==> flow/design.v <==
`timescale 1ns / 1ps
module pcs_10g_enc_64b66b (
    input  wire        clk,
    input  wire        rst_n,
    input  wire [63:0] xgmii_txd,    
    input  wire [7:0]  xgmii_txc,    
    output reg  [65:0] tx_block,      
    output reg         tx_block_valid,
    output reg         encode_error   
);
reg [65:0] block_next;
reg        error_next;
wire [7:0] d0 = xgmii_txd[ 7: 0];
wire [7:0] d1 = xgmii_txd[15: 8];
wire [7:0] d2 = xgmii_txd[23:16];
wire [7:0] d3 = xgmii_txd[31:24];
wire [7:0] d4 = xgmii_txd[39:32];
wire [7:0] d5 = xgmii_txd[47:40];
wire [7:0] d6 = xgmii_txd[55:48];
wire [7:0] d7 = xgmii_txd[63:56];
wire c0 = xgmii_txc[0];
wire c1 = xgmii_txc[1];
wire c2 = xgmii_txc[2];
wire c3 = xgmii_txc[3];
wire c4 = xgmii_txc[4];
wire c5 = xgmii_txc[5];
wire c6 = xgmii_txc[6];
wire c7 = xgmii_txc[7];
function [6:0] ctrl_encode;
    input [7:0] xgmii_char;
    begin
        case (xgmii_char)
            8'h07:   ctrl_encode = 7'h00;
            8'hFE:  ctrl_encode = 7'h1E;
            default:       ctrl_encode = 7'h1E;  
        endcase
    end
endfunction
function [3:0] ocode_encode;
    input [7:0] xgmii_char;
    begin
        case (xgmii_char)
            8'h9C: ocode_encode = 4'h0;
            8'h5C: ocode_encode = 4'hF;
            default:       ocode_encode = 4'h0;
        endcase
    end
endfunction
always @(*) begin
    block_next = 66'd0;
    error_next = 1'b0;
    if (xgmii_txc == 8'h00) begin
        block_next = {2'b01, xgmii_txd};
    end else if (c0 && d0 == 8'hFB && xgmii_txc[7:1] == 7'h00) begin
        block_next = {2'b10, 8'h33,
                      d7, d6, d5, d4, d3, d2, d1};
    end else if (c0 && d0 == 8'hFD && xgmii_txc[7:1] == 7'h7F) begin
        block_next = {2'b10, 8'h87,
                      ctrl_encode(d7), ctrl_encode(d6),
                      ctrl_encode(d5), ctrl_encode(d4),
                      ctrl_encode(d3), ctrl_encode(d2),
                      ctrl_encode(d1), 7'b0};
    end else if (!c0 && c1 && d1 == 8'hFD && xgmii_txc[7:2] == 6'h3F) begin
        block_next = {2'b10, 8'h99,
                      ctrl_encode(d7), ctrl_encode(d6),
                      ctrl_encode(d5), ctrl_encode(d4),
                      ctrl_encode(d3), ctrl_encode(d2),
                      d0, 6'b0};
    end else if (xgmii_txc[1:0] == 2'b00 && c2 && d2 == 8'hFD && xgmii_txc[7:3] == 5'h1F) begin
        block_next = {2'b10, 8'hAA,
                      ctrl_encode(d7), ctrl_encode(d6),
                      ctrl_encode(d5), ctrl_encode(d4),
                      ctrl_encode(d3),
                      d1, d0, 5'b0};
    end else if (xgmii_txc[2:0] == 3'b000 && c3 && d3 == 8'hFD && xgmii_txc[7:4] == 4'hF) begin
        block_next = {2'b10, 8'hB4,
                      ctrl_encode(d7), ctrl_encode(d6),
                      ctrl_encode(d5), ctrl_encode(d4),
                      d2, d1, d0, 4'b0};
    end else if (xgmii_txc[3:0] == 4'h0 && c4 && d4 == 8'hFD && xgmii_txc[7:5] == 3'h7) begin
        block_next = {2'b10, 8'hCC,
                      ctrl_encode(d7), ctrl_encode(d6),
                      ctrl_encode(d5),
                      d3, d2, d1, d0, 3'b0};
    end else if (xgmii_txc[4:0] == 5'h00 && c5 && d5 == 8'hFD && xgmii_txc[7:6] == 2'h3) begin
        block_next = {2'b10, 8'hD2,
                      ctrl_encode(d7), ctrl_encode(d6),
                      d4, d3, d2, d1, d0, 2'b0};
    end else if (xgmii_txc[5:0] == 6'h00 && c6 && d6 == 8'hFD && c7) begin
        block_next = {2'b10, 8'hE1,
                      ctrl_encode(d7),
                      d5, d4, d3, d2, d1, d0, 1'b0};
    end else if (xgmii_txc[6:0] == 7'h00 && c7 && d7 == 8'hFD) begin
        block_next = {2'b10, 8'hFF,
                      d6, d5, d4, d3, d2, d1, d0};
    end else if (xgmii_txc == 8'hF0 && c4 && d4 == 8'hFB) begin
        block_next = {2'b10, 8'h78,
                      d7, d6, d5, 4'h0, d3, d2, d1, d0};
    end else if (c0 && (d0 == 8'h9C || d0 == 8'h5C) &&
                 xgmii_txc[3:1] == 3'b000 &&
                 c4 && (d4 == 8'h9C || d4 == 8'h5C) &&
                 xgmii_txc[7:5] == 3'b000) begin
        block_next = {2'b10, 8'h2D,
                      d7, d6, d5, ocode_encode(d4),
                      d3, d2, d1, ocode_encode(d0)};
    end else if (c0 && (d0 == 8'h9C || d0 == 8'h5C) &&
                 xgmii_txc[3:1] == 3'b000 &&
                 c4 && d4 == 8'hFB &&
                 xgmii_txc[7:5] == 3'b000) begin
        block_next = {2'b10, 8'h66,
                      d7, d6, d5, 4'h0, d3, d2, d1, ocode_encode(d0)};
    end else if (xgmii_txc == 8'hFF) begin
        block_next = {2'b10, 8'h1E,
                      ctrl_encode(d7), ctrl_encode(d6),
                      ctrl_encode(d5), ctrl_encode(d4),
                      ctrl_encode(d3), ctrl_encode(d2),
                      ctrl_encode(d1), ctrl_encode(d0)};
    end else begin
        block_next = {2'b10, 8'h1E,
                      7'h1E, 7'h1E, 7'h1E, 7'h1E,
                      7'h1E, 7'h1E, 7'h1E, 7'h1E};
        error_next = 1'b1;
    end
end
always @(posedge clk or negedge rst_n) begin
    if (!rst_n) begin
        tx_block       <= {2'b10, 8'h1E, 56'd0};  
        tx_block_valid <= 1'b0;
        encode_error   <= 1'b0;
    end else begin
        tx_block       <= block_next;
        tx_block_valid <= 1'b1;
        encode_error   <= error_next;
    end
end
endmodule
`timescale 1ns / 1ps
module pcs_10g_scrambler (
    input  wire        clk,
    input  wire        rst_n,
    input  wire [65:0] tx_block_in,
    input  wire        tx_block_valid,
    output reg  [65:0] tx_block_out,
    output reg         tx_block_out_valid
);
reg [57:0] lfsr;
reg [63:0] scrambled_data;
reg [57:0] lfsr_next;
integer i;
always @(*) begin
    lfsr_next = lfsr;
    scrambled_data = 64'd0;
    for (i = 0; i < 64; i = i + 1) begin
        scrambled_data[i] = tx_block_in[i] ^ lfsr_next[38] ^ lfsr_next[57];
        lfsr_next = {lfsr_next[56:0], scrambled_data[i]};
    end
end
always @(posedge clk or negedge rst_n) begin
    if (!rst_n) begin
        lfsr               <= 58'h3FF_FFFF_FFFF_FFFF;  
        tx_block_out       <= 66'd0;
        tx_block_out_valid <= 1'b0;
    end else if (tx_block_valid) begin
        lfsr               <= lfsr_next;
        tx_block_out       <= {tx_block_in[65:64], scrambled_data};
        tx_block_out_valid <= 1'b1;
    end else begin
        tx_block_out_valid <= 1'b0;
    end
end
endmodule
`timescale 1ns / 1ps
module pcs_10g_tx_gearbox (
    input  wire        clk,         
    input  wire        rst_n,
    input  wire [65:0] tx_block,
    input  wire        tx_block_valid,
    output reg  [15:0] tx_data,
    output reg  [1:0]  tx_header,
    output reg         tx_data_valid,
    output wire        tx_ready,     
    input  wire        tx_sequence_done  
);
reg [79:0]  shift_reg;
reg [6:0]   bit_count;      
assign tx_ready = (bit_count <= 7'd16);
reg [1:0] stored_header;
reg       header_valid;
always @(posedge clk or negedge rst_n) begin
    if (!rst_n) begin
        shift_reg    <= 80'd0;
        bit_count    <= 7'd0;
        tx_data      <= 16'd0;
        tx_header    <= 2'b00;
        tx_data_valid <= 1'b0;
        stored_header <= 2'b00;
        header_valid  <= 1'b0;
    end else begin
        tx_data_valid <= 1'b0;
        if (tx_block_valid && tx_ready) begin
            stored_header <= tx_block[65:64];
            header_valid  <= 1'b1;
            shift_reg <= shift_reg | ({16'd0, tx_block[63:0]} << bit_count);
            bit_count <= bit_count + 7'd64;
        end
        if (bit_count >= 7'd16 || (tx_block_valid && tx_ready && (bit_count + 7'd64) >= 7'd16)) begin
            if (bit_count >= 7'd16) begin
                tx_data       <= shift_reg[15:0];
                tx_header     <= header_valid ? stored_header : 2'b01;
                tx_data_valid <= 1'b1;
                header_valid  <= 1'b0;
                shift_reg <= shift_reg >> 16;
                bit_count <= bit_count - 7'd16;
            end
        end
    end
end
endmodule
`timescale 1ns / 1ps
module pcs_10g_rx_gearbox (
    input  wire        clk,
    input  wire        rst_n,
    input  wire [15:0] rx_data,
    input  wire [1:0]  rx_header,
    input  wire        rx_data_valid,
    input  wire        rx_header_valid,
    output reg  [65:0] rx_block,
    output reg         rx_block_valid,
    input  wire        slip            
);
reg [81:0]  shift_reg;        
reg [6:0]   bit_count;
reg [6:0]   slip_offset;      
reg [1:0]   pending_header;
reg         has_header;
always @(posedge clk or negedge rst_n) begin
    if (!rst_n) begin
        shift_reg     <= 82'd0;
        bit_count     <= 7'd0;
        rx_block      <= 66'd0;
        rx_block_valid <= 1'b0;
        slip_offset   <= 7'd0;
        pending_header <= 2'b00;
        has_header    <= 1'b0;
    end else begin
        rx_block_valid <= 1'b0;
        if (slip) begin
            if (bit_count > 0) begin
                shift_reg <= shift_reg >> 1;
                bit_count <= bit_count - 7'd1;
            end
            if (slip_offset == 7'd65)
                slip_offset <= 7'd0;
            else
                slip_offset <= slip_offset + 7'd1;
        end
        if (rx_data_valid) begin
            shift_reg <= shift_reg | ({66'd0, rx_data} << bit_count);
            bit_count <= bit_count + 7'd16;
            if (rx_header_valid) begin
                pending_header <= rx_header;
                has_header     <= 1'b1;
            end
        end
        if (bit_count >= 7'd66) begin
            if (has_header) begin
                rx_block <= {pending_header, shift_reg[63:0]};
                shift_reg <= shift_reg >> 64;
                bit_count <= bit_count - 7'd64;
                has_header <= 1'b0;
            end else begin
                rx_block <= shift_reg[65:0];
                shift_reg <= shift_reg >> 66;
                bit_count <= bit_count - 7'd66;
            end
            rx_block_valid <= 1'b1;
        end
    end
end
endmodule
`timescale 1ns / 1ps
module pcs_10g_block_sync (
    input  wire        clk,
    input  wire        rst_n,
    input  wire [1:0]  rx_sync_header,
    input  wire        rx_valid,
    output reg         block_lock,     
    output reg         slip,           
    output reg         hi_ber,         
    output reg  [15:0] sh_valid_cnt,   
    output reg  [15:0] sh_invalid_cnt  
);
localparam [1:0] ST_LOCK_INIT = 2'd0;
localparam [1:0] ST_RESET_CNT = 2'd1;
localparam [1:0] ST_TEST_SH   = 2'd2;
localparam [1:0] ST_LOCKED    = 2'd3;
reg [1:0] state;
wire sh_valid = (rx_sync_header == 2'b01) || (rx_sync_header == 2'b10);
wire sh_invalid = !sh_valid;
reg [12:0] ber_test_cnt;      
reg [5:0]  ber_bad_cnt;       
always @(posedge clk or negedge rst_n) begin
    if (!rst_n) begin
        state          <= ST_LOCK_INIT;
        block_lock     <= 1'b0;
        slip           <= 1'b0;
        hi_ber         <= 1'b1;
        sh_valid_cnt   <= 16'd0;
        sh_invalid_cnt <= 16'd0;
        ber_test_cnt   <= 13'd0;
        ber_bad_cnt    <= 6'd0;
    end else begin
        slip <= 1'b0;  
        if (rx_valid) begin
            case (state)
                ST_LOCK_INIT: begin
                    block_lock <= 1'b0;
                    hi_ber     <= 1'b1;
                    if (sh_valid) begin
                        state        <= ST_RESET_CNT;
                        sh_valid_cnt <= 16'd1;
                    end else begin
                        slip <= 1'b1;
                    end
                end
                ST_RESET_CNT: begin
                    sh_valid_cnt   <= 16'd1;
                    sh_invalid_cnt <= 16'd0;
                    state          <= ST_TEST_SH;
                end
                ST_TEST_SH: begin
                    if (sh_valid) begin
                        sh_valid_cnt <= sh_valid_cnt + 16'd1;
                        if (sh_valid_cnt >= 64 - 1) begin
                            state      <= ST_LOCKED;
                            block_lock <= 1'b1;
                            hi_ber     <= 1'b0;
                            ber_test_cnt <= 13'd0;
                            ber_bad_cnt  <= 6'd0;
                        end
                    end else begin
                        slip  <= 1'b1;
                        state <= ST_LOCK_INIT;
                        sh_valid_cnt <= 16'd0;
                    end
                end
                ST_LOCKED: begin
                    ber_test_cnt <= ber_test_cnt + 13'd1;
                    if (sh_invalid) begin
                        sh_invalid_cnt <= sh_invalid_cnt + 16'd1;
                        ber_bad_cnt    <= ber_bad_cnt + 6'd1;
                    end
                    if (ber_test_cnt >= 13'd8191) begin
                        if (ber_bad_cnt >= 6'd16) begin
                            hi_ber     <= 1'b1;
                            block_lock <= 1'b0;
                            state      <= ST_LOCK_INIT;
                            sh_valid_cnt   <= 16'd0;
                            sh_invalid_cnt <= 16'd0;
                        end else begin
                            hi_ber <= 1'b0;
                        end
                        ber_test_cnt <= 13'd0;
                        ber_bad_cnt  <= 6'd0;
                    end
                end
                default: state <= ST_LOCK_INIT;
            endcase
        end
    end
end
endmodule
`timescale 1ns / 1ps
module pcs_10g_descrambler (
    input  wire        clk,
    input  wire        rst_n,
    input  wire [65:0] rx_block_in,
    input  wire        rx_block_valid,
    output reg  [65:0] rx_block_out,
    output reg         rx_block_out_valid
);
reg [57:0] lfsr;
reg [63:0] descrambled_data;
reg [57:0] lfsr_next;
integer i;
always @(*) begin
    lfsr_next = lfsr;
    descrambled_data = 64'd0;
    for (i = 0; i < 64; i = i + 1) begin
        descrambled_data[i] = rx_block_in[i] ^ lfsr_next[38] ^ lfsr_next[57];
        lfsr_next = {lfsr_next[56:0], rx_block_in[i]};  
    end
end
always @(posedge clk or negedge rst_n) begin
    if (!rst_n) begin
        lfsr               <= 58'h3FF_FFFF_FFFF_FFFF;
        rx_block_out       <= 66'd0;
        rx_block_out_valid <= 1'b0;
    end else if (rx_block_valid) begin
        lfsr               <= lfsr_next;
        rx_block_out       <= {rx_block_in[65:64], descrambled_data};
        rx_block_out_valid <= 1'b1;
    end else begin
        rx_block_out_valid <= 1'b0;
    end
end
endmodule
`timescale 1ns / 1ps
module pcs_10g_dec_64b66b (
    input  wire        clk,
    input  wire        rst_n,
    input  wire [65:0] rx_block,
    input  wire        rx_block_valid,
    output reg  [63:0] xgmii_rxd,
    output reg  [7:0]  xgmii_rxc,
    output reg         decode_error,    
    output reg         rx_data_valid
);
wire [1:0]  sync_header   = rx_block[65:64];
wire [7:0]  block_type    = rx_block[63:56];
wire [55:0] block_payload = rx_block[55:0];
wire [63:0] data_payload  = rx_block[63:0];
function [7:0] ctrl_decode;
    input [6:0] code;
    begin
        case (code)
            7'h00:    ctrl_decode = 8'h07;
            7'h1E:   ctrl_decode = 8'hFE;
            7'h06:     ctrl_decode = 8'h07;
            default:       ctrl_decode = 8'hFE;
        endcase
    end
endfunction
function [7:0] ocode_decode;
    input [3:0] code;
    begin
        case (code)
            4'h0: ocode_decode = 8'h9C;
            4'hF: ocode_decode = 8'h5C;
            default:    ocode_decode = 8'h9C;
        endcase
    end
endfunction
reg [63:0] rxd_next;
reg [7:0]  rxc_next;
reg        err_next;
always @(*) begin
    rxd_next = {8{8'hFE}};
    rxc_next = 8'hFF;
    err_next = 1'b0;
    if (!rx_block_valid) begin
        rxd_next = {8{8'h07}};
        rxc_next = 8'hFF;
    end else if (sync_header == 2'b01) begin
        rxd_next = data_payload;
        rxc_next = 8'h00;
    end else if (sync_header == 2'b10) begin
        case (block_type)
            8'h1E: begin
                rxd_next = {ctrl_decode(block_payload[55:49]),   
                            ctrl_decode(block_payload[48:42]),   
                            ctrl_decode(block_payload[41:35]),   
                            ctrl_decode(block_payload[34:28]),   
                            ctrl_decode(block_payload[27:21]),   
                            ctrl_decode(block_payload[20:14]),   
                            ctrl_decode(block_payload[13: 7]),   
                            ctrl_decode(block_payload[ 6: 0])};  
                rxc_next = 8'hFF;
            end
            8'h33: begin
                rxd_next = {block_payload[55:48],   
                            block_payload[47:40],   
                            block_payload[39:32],   
                            block_payload[31:24],   
                            block_payload[23:16],   
                            block_payload[15: 8],   
                            block_payload[ 7: 0],   
                            8'hFB};          
                rxc_next = 8'h01;
            end
            8'h2D: begin
                rxd_next = {block_payload[55:48],                
                            block_payload[47:40],                
                            block_payload[39:32],                
                            ocode_decode(block_payload[31:28]),  
                            block_payload[27:20],                
                            block_payload[19:12],                
                            block_payload[11: 4],                
                            ocode_decode(block_payload[ 3: 0])}; 
                rxc_next = 8'h11;
            end
            8'h66: begin
                rxd_next = {block_payload[55:48],                
                            block_payload[47:40],                
                            block_payload[39:32],                
                            8'hFB,                        
                            block_payload[27:20],                
                            block_payload[19:12],                
                            block_payload[11: 4],                
                            ocode_decode(block_payload[ 3: 0])}; 
                rxc_next = 8'h11;
            end
            8'h78: begin
                rxd_next = {block_payload[55:48],   
                            block_payload[47:40],   
                            block_payload[39:32],   
                            8'hFB,           
                            block_payload[27:20],   
                            block_payload[19:12],   
                            block_payload[11: 4],   
                            block_payload[ 3: 0], 4'b0};  
                rxc_next = 8'h10;
            end
            8'h87: begin
                rxd_next = {ctrl_decode(block_payload[55:49]),   
                            ctrl_decode(block_payload[48:42]),   
                            ctrl_decode(block_payload[41:35]),   
                            ctrl_decode(block_payload[34:28]),   
                            ctrl_decode(block_payload[27:21]),   
                            ctrl_decode(block_payload[20:14]),   
                            ctrl_decode(block_payload[13: 7]),   
                            8'hFD};                        
                rxc_next = 8'hFF;
            end
            8'h99: begin
                rxd_next = {ctrl_decode(block_payload[55:49]),   
                            ctrl_decode(block_payload[48:42]),   
                            ctrl_decode(block_payload[41:35]),   
                            ctrl_decode(block_payload[34:28]),   
                            ctrl_decode(block_payload[27:21]),   
                            ctrl_decode(block_payload[20:14]),   
                            8'hFD,                         
                            block_payload[13:6]};                 
                rxc_next = 8'hFE;
            end
            8'hAA: begin
                rxd_next = {ctrl_decode(block_payload[55:49]),   
                            ctrl_decode(block_payload[48:42]),   
                            ctrl_decode(block_payload[41:35]),   
                            ctrl_decode(block_payload[34:28]),   
                            ctrl_decode(block_payload[27:21]),   
                            8'hFD,                         
                            block_payload[20:13],                 
                            block_payload[12: 5]};                
                rxc_next = 8'hFC;
            end
            8'hB4: begin
                rxd_next = {ctrl_decode(block_payload[55:49]),   
                            ctrl_decode(block_payload[48:42]),   
                            ctrl_decode(block_payload[41:35]),   
                            ctrl_decode(block_payload[34:28]),   
                            8'hFD,                         
                            block_payload[27:20],                 
                            block_payload[19:12],                 
                            block_payload[11: 4]};                
                rxc_next = 8'hF8;
            end
            8'hCC: begin
                rxd_next = {ctrl_decode(block_payload[55:49]),   
                            ctrl_decode(block_payload[48:42]),   
                            ctrl_decode(block_payload[41:35]),   
                            8'hFD,                         
                            block_payload[34:27],                 
                            block_payload[26:19],                 
                            block_payload[18:11],                 
                            block_payload[10: 3]};                
                rxc_next = 8'hF0;
            end
            8'hD2: begin
                rxd_next = {ctrl_decode(block_payload[55:49]),   
                            ctrl_decode(block_payload[48:42]),   
                            8'hFD,                         
                            block_payload[41:34],                 
                            block_payload[33:26],                 
                            block_payload[25:18],                 
                            block_payload[17:10],                 
                            block_payload[ 9: 2]};                
                rxc_next = 8'hE0;
            end
            8'hE1: begin
                rxd_next = {ctrl_decode(block_payload[55:49]),   
                            8'hFD,                         
                            block_payload[48:41],                 
                            block_payload[40:33],                 
                            block_payload[32:25],                 
                            block_payload[24:17],                 
                            block_payload[16: 9],                 
                            block_payload[ 8: 1]};                
                rxc_next = 8'hC0;
            end
            8'hFF: begin
                rxd_next = {8'hFD,                         
                            block_payload[55:48],                 
                            block_payload[47:40],                 
                            block_payload[39:32],                 
                            block_payload[31:24],                 
                            block_payload[23:16],                 
                            block_payload[15: 8],                 
                            block_payload[ 7: 0]};                
                rxc_next = 8'h80;
            end
            default: begin
                rxd_next = {8{8'hFE}};
                rxc_next = 8'hFF;
                err_next = 1'b1;
            end
        endcase
    end else begin
        rxd_next = {8{8'hFE}};
        rxc_next = 8'hFF;
        err_next = 1'b1;
    end
end
always @(posedge clk or negedge rst_n) begin
    if (!rst_n) begin
        xgmii_rxd    <= {8{8'h07}};
        xgmii_rxc    <= 8'hFF;
        decode_error  <= 1'b0;
        rx_data_valid <= 1'b0;
    end else begin
        xgmii_rxd    <= rxd_next;
        xgmii_rxc    <= rxc_next;
        decode_error  <= err_next;
        rx_data_valid <= rx_block_valid;
    end
end
endmodule
`timescale 1ns / 1ps
module pcs_10g_ber_monitor (
    input  wire        clk,
    input  wire        rst_n,
    input  wire        block_lock,
    input  wire        hi_ber,
    input  wire [15:0] sh_invalid_cnt,
    input  wire        rx_decode_error,
    output reg         pcs_status,        
    output reg         pcs_status_ll,     
    input  wire        status_read,       
    output reg  [15:0] ber_count,         
    output reg  [7:0]  errored_block_count,  
    output reg         rx_link_up         
);
wire pcs_status_raw = block_lock & ~hi_ber;
localparam LINK_TIMER_MAX = 23'd6440000;
reg [22:0] link_timer;
always @(posedge clk or negedge rst_n) begin
    if (!rst_n) begin
        pcs_status        <= 1'b0;
        pcs_status_ll     <= 1'b0;
        ber_count         <= 16'd0;
        errored_block_count <= 8'd0;
        rx_link_up        <= 1'b0;
        link_timer        <= 23'd0;
    end else begin
        pcs_status <= pcs_status_raw;
        if (!pcs_status_raw) begin
            pcs_status_ll <= 1'b0;
        end else if (status_read) begin
            pcs_status_ll <= pcs_status_raw;
        end else if (!pcs_status_ll && pcs_status_raw) begin
            pcs_status_ll <= 1'b1;
        end
        if (!block_lock) begin
            ber_count <= 16'd0;
        end else if (hi_ber) begin
            if (ber_count != 16'hFFFF)  
                ber_count <= ber_count + 16'd1;
        end
        if (!block_lock) begin
            errored_block_count <= 8'd0;
        end else if (rx_decode_error) begin
            if (errored_block_count != 8'hFF)
                errored_block_count <= errored_block_count + 8'd1;
        end
        if (pcs_status_raw) begin
            if (link_timer >= LINK_TIMER_MAX) begin
                rx_link_up <= 1'b1;
            end else begin
                link_timer <= link_timer + 23'd1;
            end
        end else begin
            rx_link_up <= 1'b0;
            link_timer <= 23'd0;
        end
    end
end
endmodule
`timescale 1ns / 1ps
module pcs_10g_top #(
    parameter INIT_IDLE_DISPATCH = 1   
) (
    input  wire        clk,            
    input  wire        rst_n,          
    input  wire [63:0] xgmii_txd,      
    input  wire [7:0]  xgmii_txc,      
    output wire [63:0] xgmii_rxd,      
    output wire [7:0]  xgmii_rxc,      
    output wire [15:0] gth_txdata,     
    output wire [1:0]  gth_txheader,   
    output wire        gth_txdata_valid,
    input  wire [15:0] gth_rxdata,     
    input  wire [1:0]  gth_rxheader,   
    input  wire        gth_rxdata_valid,
    input  wire        gth_rxheader_valid,
    output wire        gth_txsequence_done,  
    input  wire        gth_rxgearboxslip,    
    output wire        block_lock,     
    output wire        hi_ber,         
    output wire        pcs_status,     
    output wire        rx_link_up,     
    output wire        tx_encode_err,  
    output wire        rx_decode_err,  
    output wire [15:0] ber_count,      
    output wire [7:0]  errored_blocks, 
    input  wire        status_read,    
    output wire        pcs_status_ll   
);
wire [65:0] enc_block;
wire        enc_valid;
wire        enc_error;
pcs_10g_enc_64b66b u_encoder (
    .clk            (clk),
    .rst_n          (rst_n),
    .xgmii_txd      (xgmii_txd),
    .xgmii_txc      (xgmii_txc),
    .tx_block        (enc_block),
    .tx_block_valid  (enc_valid),
    .encode_error    (enc_error)
);
assign tx_encode_err = enc_error;
wire [65:0] scr_block;
wire        scr_valid;
pcs_10g_scrambler u_scrambler (
    .clk              (clk),
    .rst_n            (rst_n),
    .tx_block_in       (enc_block),
    .tx_block_valid    (enc_valid),
    .tx_block_out      (scr_block),
    .tx_block_out_valid(scr_valid)
);
pcs_10g_tx_gearbox u_tx_gearbox (
    .clk              (clk),
    .rst_n            (rst_n),
    .tx_block          (scr_block),
    .tx_block_valid    (scr_valid),
    .tx_data           (gth_txdata),
    .tx_header         (gth_txheader),
    .tx_data_valid     (gth_txdata_valid),
    .tx_ready          (),
    .tx_sequence_done  (1'b1)
);
assign gth_txsequence_done = 1'b1;
wire [65:0] rgbox_block;
wire        rgbox_valid;
wire        slip_cmd;
pcs_10g_rx_gearbox u_rx_gearbox (
    .clk              (clk),
    .rst_n            (rst_n),
    .rx_data           (gth_rxdata),
    .rx_header         (gth_rxheader),
    .rx_data_valid     (gth_rxdata_valid),
    .rx_header_valid   (gth_rxheader_valid),
    .rx_block          (rgbox_block),
    .rx_block_valid    (rgbox_valid),
    .slip              (slip_cmd)
);
wire        blk_lock;
wire        blk_hi_ber;
wire [15:0] blk_sh_valid;
wire [15:0] blk_sh_invalid;
pcs_10g_block_sync u_block_sync (
    .clk              (clk),
    .rst_n            (rst_n),
    .rx_sync_header    (rgbox_block[65:64]),
    .rx_valid          (rgbox_valid),
    .block_lock        (blk_lock),
    .slip              (slip_cmd),
    .hi_ber            (blk_hi_ber),
    .sh_valid_cnt      (blk_sh_valid),
    .sh_invalid_cnt    (blk_sh_invalid)
);
assign block_lock = blk_lock;
assign hi_ber     = blk_hi_ber;
wire [65:0] dscr_block;
wire        dscr_valid;
pcs_10g_descrambler u_descrambler (
    .clk                (clk),
    .rst_n              (rst_n),
    .rx_block_in         (rgbox_block),
    .rx_block_valid      (rgbox_valid & blk_lock),
    .rx_block_out        (dscr_block),
    .rx_block_out_valid  (dscr_valid)
);
wire [63:0] dec_rxd;
wire [7:0]  dec_rxc;
wire        dec_error;
wire        dec_valid;
pcs_10g_dec_64b66b u_decoder (
    .clk              (clk),
    .rst_n            (rst_n),
    .rx_block          (dscr_block),
    .rx_block_valid    (dscr_valid),
    .xgmii_rxd         (dec_rxd),
    .xgmii_rxc         (dec_rxc),
    .decode_error      (dec_error),
    .rx_data_valid     (dec_valid)
);
assign xgmii_rxd   = dec_rxd;
assign xgmii_rxc   = dec_rxc;
assign rx_decode_err = dec_error;
pcs_10g_ber_monitor u_ber_monitor (
    .clk                 (clk),
    .rst_n               (rst_n),
    .block_lock          (blk_lock),
    .hi_ber              (blk_hi_ber),
    .sh_invalid_cnt      (blk_sh_invalid),
    .rx_decode_error     (dec_error),
    .pcs_status          (pcs_status),
    .pcs_status_ll       (pcs_status_ll),
    .status_read         (status_read),
    .ber_count           (ber_count),
    .errored_block_count (errored_blocks),
    .rx_link_up          (rx_link_up)
);
endmodule
# ---- From RTL to reports: pcs_10g_top
# Tool output for the design above, in the order of the flow.
# Lines are those of the file above, counted from 1.
# Library cell names are shortened.
# A cell with - has no value.
dict set report setup {
  top_module {pcs_10g_top}
  clock {clk}
  library {sky130hd}
  lib_corner {tt_025C_1v80}
}

# ---- Word-level counts
# Counts by Yosys on the flattened word-level netlist (proc, flatten, opt, wreduce; memories kept). Register bits leave out memories and registers merged into their read ports (data or address). Print and check cells are left out. Cells with the same type and inputs are merged into one.
dict set report bits {
  regBits 749
  input_bits 96
  output_inout_bits 123
  word_cells 622
}
dict set report op_classes {
  add_sub_neg 12
  compare 9
  n_eq 76
  shift 2
  n_mux 136
  logic 261
  n_reduce_logical 88
}
# operator count
set ops {}
lappend ops {{2-to-1 mux 66 bit} 14}
lappend ops {{parallel mux 64 bit (select 13 bit)} 1}
lappend ops {{2-to-1 mux 82 bit} 4}
lappend ops {{bitwise XOR 1 bit} 256}
lappend ops {{2-to-1 mux 80 bit} 3}
lappend ops {{2-to-1 mux 64 bit} 3}
lappend ops {{== test 8 bit with constant B} 22}
lappend ops {{2-to-1 mux 8 bit} 16}
lappend ops {{2-to-1 mux 16 bit} 7}
lappend ops {{<< shifter 16 x 7 -> 82 bit} 1}
lappend ops {{OR 82 bit} 1}
lappend ops {{<< shifter 64 x 7 -> 80 bit} 1}
lappend ops {{OR 80 bit} 1}
lappend ops {{parallel mux 8 bit (select 10 bit)} 1}
lappend ops {{zero test 7 bit} 10}
lappend ops {{== test 8 x 3 -> 1 bit with constant B} 8}
lappend ops {{parallel mux 16 bit (select 4 bit)} 1}
lappend ops {{== test 7 x 3 -> 1 bit with constant B} 8}
lappend ops {{2-to-1 mux 7 bit} 8}
lappend ops {{2-to-1 mux 54 bit} 1}
lappend ops {{2-to-1 mux 23 bit} 2}
lappend ops {{2-to-1 mux 1 bit} 46}
lappend ops {{2-to-1 mux 5 bit} 8}
lappend ops {{2-to-1 mux 13 bit} 3}
lappend ops {{logical AND 1 bit} 36}
lappend ops {{adder 16 x 1 -> 16 bit with constant B} 2}
lappend ops {{== test 8 x 7 -> 1 bit with constant B} 4}
lappend ops {{parallel mux 13 bit (select 2 bit)} 1}
# Other operator kinds: 57; their cells: 115.

# ---- Depth
# Depth = most cells in a row (Yosys ltp): at word level without a register or memory, in the mapped netlist without a sequential cell, where the memories' decode and read muxes count.
dict set report depth {
  ltp_word 20
  abc_area 0
  depth_mapped 16
  mapped_depth_nobuf 11
}

# ---- Synthesis result
# Yosys stat after the flow's synthesis: flattened, memories mapped to cells. It holds for the ABC_AREA given above (unset counts as 0); a run with the other value may have another netlist.
dict set report synth_totals {
  stdcells 4327
  area_um2 40047.2
  flip_flops 747
}
# type count area_total_um2
set by_type {}
lappend by_type {dfrtp_1 592 1.48E+04}
lappend by_type {dfstp_2 155 4.07E+03}
lappend by_type {nand2_1 690 2.59E+03}
lappend by_type {o21ai_0 410 2.05E+03}
lappend by_type {xnor2_1 208 1.82E+03}
lappend by_type {clkbuf_1 306 1.15E+03}
lappend by_type {a21oi_1 214 1.07E+03}
lappend by_type {mux2_2 83 934.646}
lappend by_type {xor2_1 103 902.115}
lappend by_type {nor2_1 218 818.285}
lappend by_type {mux2i_1 70 700.672}
lappend by_type {a22oi_1 81 608.083}
lappend by_type {a222oi_1 59 590.566}
lappend by_type {inv_1 145 544.272}
lappend by_type {nand3_1 84 420.403}
lappend by_type {o211ai_1 51 382.867}
lappend by_type {a31oi_1 54 337.824}
lappend by_type {a221oi_1 38 332.819}
# Other cell types: 72; their cells: 766.
# The figures by module come from a second, unflattened synthesis with its own total; it is not the netlist above.
dict set report unflattened {
  cells_unflattened 4356
  hier_area_um2 44270.0
}
# Each row is one instance without its submodules.
# mod n_inst n_cells area_um2
set by_module {}
lappend by_module {pcs_10g_rx_gearbox 1 937 9004.9}
lappend by_module {pcs_10g_descrambler 1 327 6463.7}
lappend by_module {pcs_10g_scrambler 1 510 6312.3}
lappend by_module {pcs_10g_enc_64b66b 1 768 6018.3}
lappend by_module {pcs_10g_dec_64b66b 1 684 5684.2}
lappend by_module {pcs_10g_tx_gearbox 1 506 4863.4}
lappend by_module {pcs_10g_block_sync 1 349 3283.1}
lappend by_module {pcs_10g_ber_monitor 1 272 2622.5}
lappend by_module {pcs_10g_top 1 3 17.5}

# ---- Worst setup path after synthesis
# Path of least setup slack by OpenSTA after synthesis, without wires, with an ideal clock, recovery checks aside; 20% of the period is set as input and as output delay. Where synthesis merged equal registers, the netlist keeps one of their names.
dict set report synth_path {
  path_kind {reg-to-reg}
  startpoint {register u_rx_gearbox.bit_count[2]}
  endpoint {register u_rx_gearbox.shift_reg[27]}
  clock_period_ns 5.0
  arrival_ns 3.280
  slack_ns 1.598
  path_delay_ns 3.403
  stages 15
  synth_period_reached_ns 3.402
}
# "path_delay_ns" is the arrival time less input delay plus setup time.
# "stages" counts driving pins, that of a launching flip-flop among them; a cell with two outputs on the path counts twice.
# "synth_period_reached_ns" = period - worst setup slack (recovery checks aside). The figure is calculated, with input and output delays left at 20% of the set period.
# The rows between start and end are the longest chain of elaborated cells between them; the timing report does not say that the signal goes this way. Where chains are equally long, one stands for them.
# Each line given opens the expression or statement behind the cell; cells for indexed reads and writes are added by Yosys, which also makes memories of some case tables.
# At most two assigning lines are given for a register; there are more.
dict set report synth_between {
  path_cell_list {dfrtp_1 -> buf_1 -> inv_2 -> buf_1 -> ha_1 -> or3b_2 -> nor3_1 -> nand2b_1 -> inv_2 -> nor2_1 -> nand2_1 -> nand2_1 -> clkbuf_1 -> nor2_1 -> o221a_2}
  elab_chain_cells 5
  cone_cells 11
}
# item line_no
set synth_rtl {}
lappend synth_rtl {{from (decl)} 232} ;# reg [6:0]   bit_count;
lappend synth_rtl {{from (assign)} 250} ;# bit_count <= bit_count - 7'd1;
lappend synth_rtl {{from (assign)} 259} ;# bit_count <= bit_count + 7'd16;
lappend synth_rtl {{greater-than comparator 7 x 1 -> 1 bit} 248} ;# if (bit_count > 0) begin
lappend synth_rtl {{2-to-1 mux 82 bit} 248}
lappend synth_rtl {{2-to-1 mux 82 bit} 247} ;# if (slip) begin
lappend synth_rtl {{2-to-1 mux 82 bit} 257} ;# if (rx_data_valid) begin
lappend synth_rtl {{2-to-1 mux 82 bit} 265} ;# if (bit_count >= 7'd66) begin
lappend synth_rtl {{to (assign)} 258} ;# shift_reg <= shift_reg | ({66'd0, rx_data} << bit_count);
lappend synth_rtl {{to (assign)} 268} ;# shift_reg <= shift_reg >> 64;
lappend synth_rtl {{to (decl)} 231} ;# reg [81:0]  shift_reg;

# ---- Worst path after layout
# From the final timing report of flow run A: the path of least setup slack in the routed layout; clock arrival at registers is part of the times.
dict set report layout_path {
  path_kind {input-to-reg}
  startpoint {input xgmii_txc[1]}
  endpoint {register u_encoder.tx_block[52]}
  clock_period_ns 5.0
  in_delay_ns 1.00
  arrival_ns 4.51
  slack_ns 1.00
  stages 9
}
# The rows between start and end are the longest chain of elaborated cells between them; the timing report does not say that the signal goes this way. Where chains are equally long, one stands for them.
dict set report layout_between {
  path_cell_list {clkdlybuf4s50_1 -> or4_1 -> nor3_1 -> nand3_1 -> buf_4 -> nand2_1 -> nor2_1 -> o21ai_0 -> o21ai_1}
  elab_chain_cells 18
  cone_cells 56
}
# item line_no
set layout_rtl {}
lappend layout_rtl {{from (decl)} 695} ;# input  wire [7:0]  xgmii_txc,
lappend layout_rtl {{zero test 3 bit} 107} ;# xgmii_txc[3:1] == 3'b000 &&
lappend layout_rtl {{logical AND 1 bit x4} 106} ;# end else if (c0 && (d0 == 8'h9C || d0 == 8'h5C) &&
lappend layout_rtl {{2-to-1 mux 66 bit} 106}
lappend layout_rtl {{2-to-1 mux 66 bit} 99} ;# end else if (c0 && (d0 == 8'h9C || d0 == 8'h5C) &&
lappend layout_rtl {{2-to-1 mux 66 bit} 96} ;# end else if (xgmii_txc == 8'hF0 && c4 && d4 == 8'hFB) begin
lappend layout_rtl {{2-to-1 mux 66 bit} 93} ;# end else if (xgmii_txc[6:0] == 7'h00 && c7 && d7 == 8'hFD) begin
lappend layout_rtl {{2-to-1 mux 66 bit} 89} ;# end else if (xgmii_txc[5:0] == 6'h00 && c6 && d6 == 8'hFD && c7) begin
lappend layout_rtl {{2-to-1 mux 66 bit} 85} ;# end else if (xgmii_txc[4:0] == 5'h00 && c5 && d5 == 8'hFD && xgmii_txc[7:6] == 2'h3) begin
lappend layout_rtl {{2-to-1 mux 66 bit} 80} ;# end else if (xgmii_txc[3:0] == 4'h0 && c4 && d4 == 8'hFD && xgmii_txc[7:5] == 3'h7) begin
lappend layout_rtl {{2-to-1 mux 66 bit} 75} ;# end else if (xgmii_txc[2:0] == 3'b000 && c3 && d3 == 8'hFD && xgmii_txc[7:4] == 4'hF) begin
lappend layout_rtl {{2-to-1 mux 66 bit} 69} ;# end else if (xgmii_txc[1:0] == 2'b00 && c2 && d2 == 8'hFD && xgmii_txc[7:3] == 5'h1F) begin
lappend layout_rtl {{2-to-1 mux 66 bit} 63} ;# end else if (!c0 && c1 && d1 == 8'hFD && xgmii_txc[7:2] == 6'h3F) begin
lappend layout_rtl {{2-to-1 mux 66 bit} 57} ;# end else if (c0 && d0 == 8'hFD && xgmii_txc[7:1] == 7'h7F) begin
lappend layout_rtl {{2-to-1 mux 66 bit} 54} ;# end else if (c0 && d0 == 8'hFB && xgmii_txc[7:1] == 7'h00) begin
lappend layout_rtl {{2-to-1 mux 66 bit} 52} ;# if (xgmii_txc == 8'h00) begin
lappend layout_rtl {{to (assign)} 127} ;# tx_block       <= {2'b10, 8'h1E, 56'd0};
lappend layout_rtl {{to (assign)} 131} ;# tx_block       <= block_next;
lappend layout_rtl {{to (decl)} 7} ;# output reg  [65:0] tx_block,

# Module pcs_10g_top, platform sky130hd: 5 stored runs of the flow (Yosys, OpenROAD) with differing settings, in no particular order. Input and output delays are each 20% of the period that was set; the output load is 0.01 pF.
# "achieved_period_ns" means the clock period less the worst setup slack. The figure is calculated, with input and output delays left at 20% of the set period.
# "worstPathTime_ns" is the time allowed to the run's worst setup path (the clock period less input and output delay, where it has them) less its slack. Clock arrival times count: a late capture clock shortens it, a late launch clock lengthens it.
# By "final_power_mw" is meant OpenSTA's value without simulated activity: inputs other than the clock are taken to toggle once in ten clock periods, and the tool carries that through the logic.
run="flow run A" settings period_ns=5.0 CAP_MARGIN=20 CORE_MARGIN=2 CORE_UTILIZATION=40 SLEW_MARGIN=20
run="flow run A" results finalUtil_frac=0.462 stdcell_area_um2=46114.2 achieved_period_ns=3.998 worstPathTime_ns=3.00 worst_path_kind="input-to-reg" setup_ws_ns=1.002 design.die.area_um2=102666.0 setup_tns_ns=0.000 final_power_mw=21.469 ys_area_um2=40047.2
run="flow run B" settings CORE_UTILIZATION=27 period_ns=4.13 CAP_MARGIN=20 CORE_MARGIN=2 SLEW_MARGIN=20
run="flow run B" results finalUtil_frac=0.325 stdcell_area_um2=47878.4 achieved_period_ns=3.473 worstPathTime_ns=3.47 worst_path_kind="reg-to-reg" setup_ws_ns=0.657 design.die.area_um2=151418.0 setup_tns_ns=0.000 final_power_mw=26.900 ys_area_um2=40047.2
run="flow run C" settings ABC_AREA=1 CELL_PAD_IN_SITES_GLOBAL_PLACEMENT=2 CORE_UTILIZATION=63 CTS_CLUSTER_DIAMETER=60 CTS_CLUSTER_SIZE=67 GPL_ROUTABILITY_DRIVEN=0 GPL_TIMING_DRIVEN=0 HOLD_SLACK_MARGIN=0.0 MAX_ROUTING_LAYER="met4" MIN_ROUTING_LAYER="met2" PLACE_DENSITY_LB_ADDON=0.02 SETUP_SLACK_MARGIN=0.09 SLEW_MARGIN=25 TNS_END_PERCENT=85 period_ns=5.06 CAP_MARGIN=20 CORE_MARGIN=2
run="flow run C" outcome="not finished: placement ended with error FLW-0024"
run="flow run D" settings period_ns=2.41 CAP_MARGIN=20 CORE_MARGIN=2 CORE_UTILIZATION=40 SLEW_MARGIN=20
run="flow run D" results finalUtil_frac=0.514 stdcell_area_um2=51207.9 achieved_period_ns=2.542 worstPathTime_ns=2.54 worst_path_kind="reg-to-reg" setup_ws_ns=-0.132 design.die.area_um2=102666.0 setup_tns_ns=-1.620 final_power_mw=46.596 ys_area_um2=40047.2
run="flow run E" settings ABC_AREA=0 CAP_MARGIN=5 CELL_PAD_IN_SITES_GLOBAL_PLACEMENT=1 CORE_ASPECT_RATIO=0.71 CORE_MARGIN=6 CORE_UTILIZATION=70 CTS_CLUSTER_DIAMETER=383 CTS_CLUSTER_SIZE=38 GPL_TIMING_DRIVEN=0 HOLD_SLACK_MARGIN=0.27 MAX_ROUTING_LAYER="met5" MIN_ROUTING_LAYER="met2" PLACE_DENSITY_LB_ADDON=0.11 SLEW_MARGIN=0 TNS_END_PERCENT=85 period_ns=2.68
run="flow run E" outcome="not finished: placement ended with error FLW-0024"
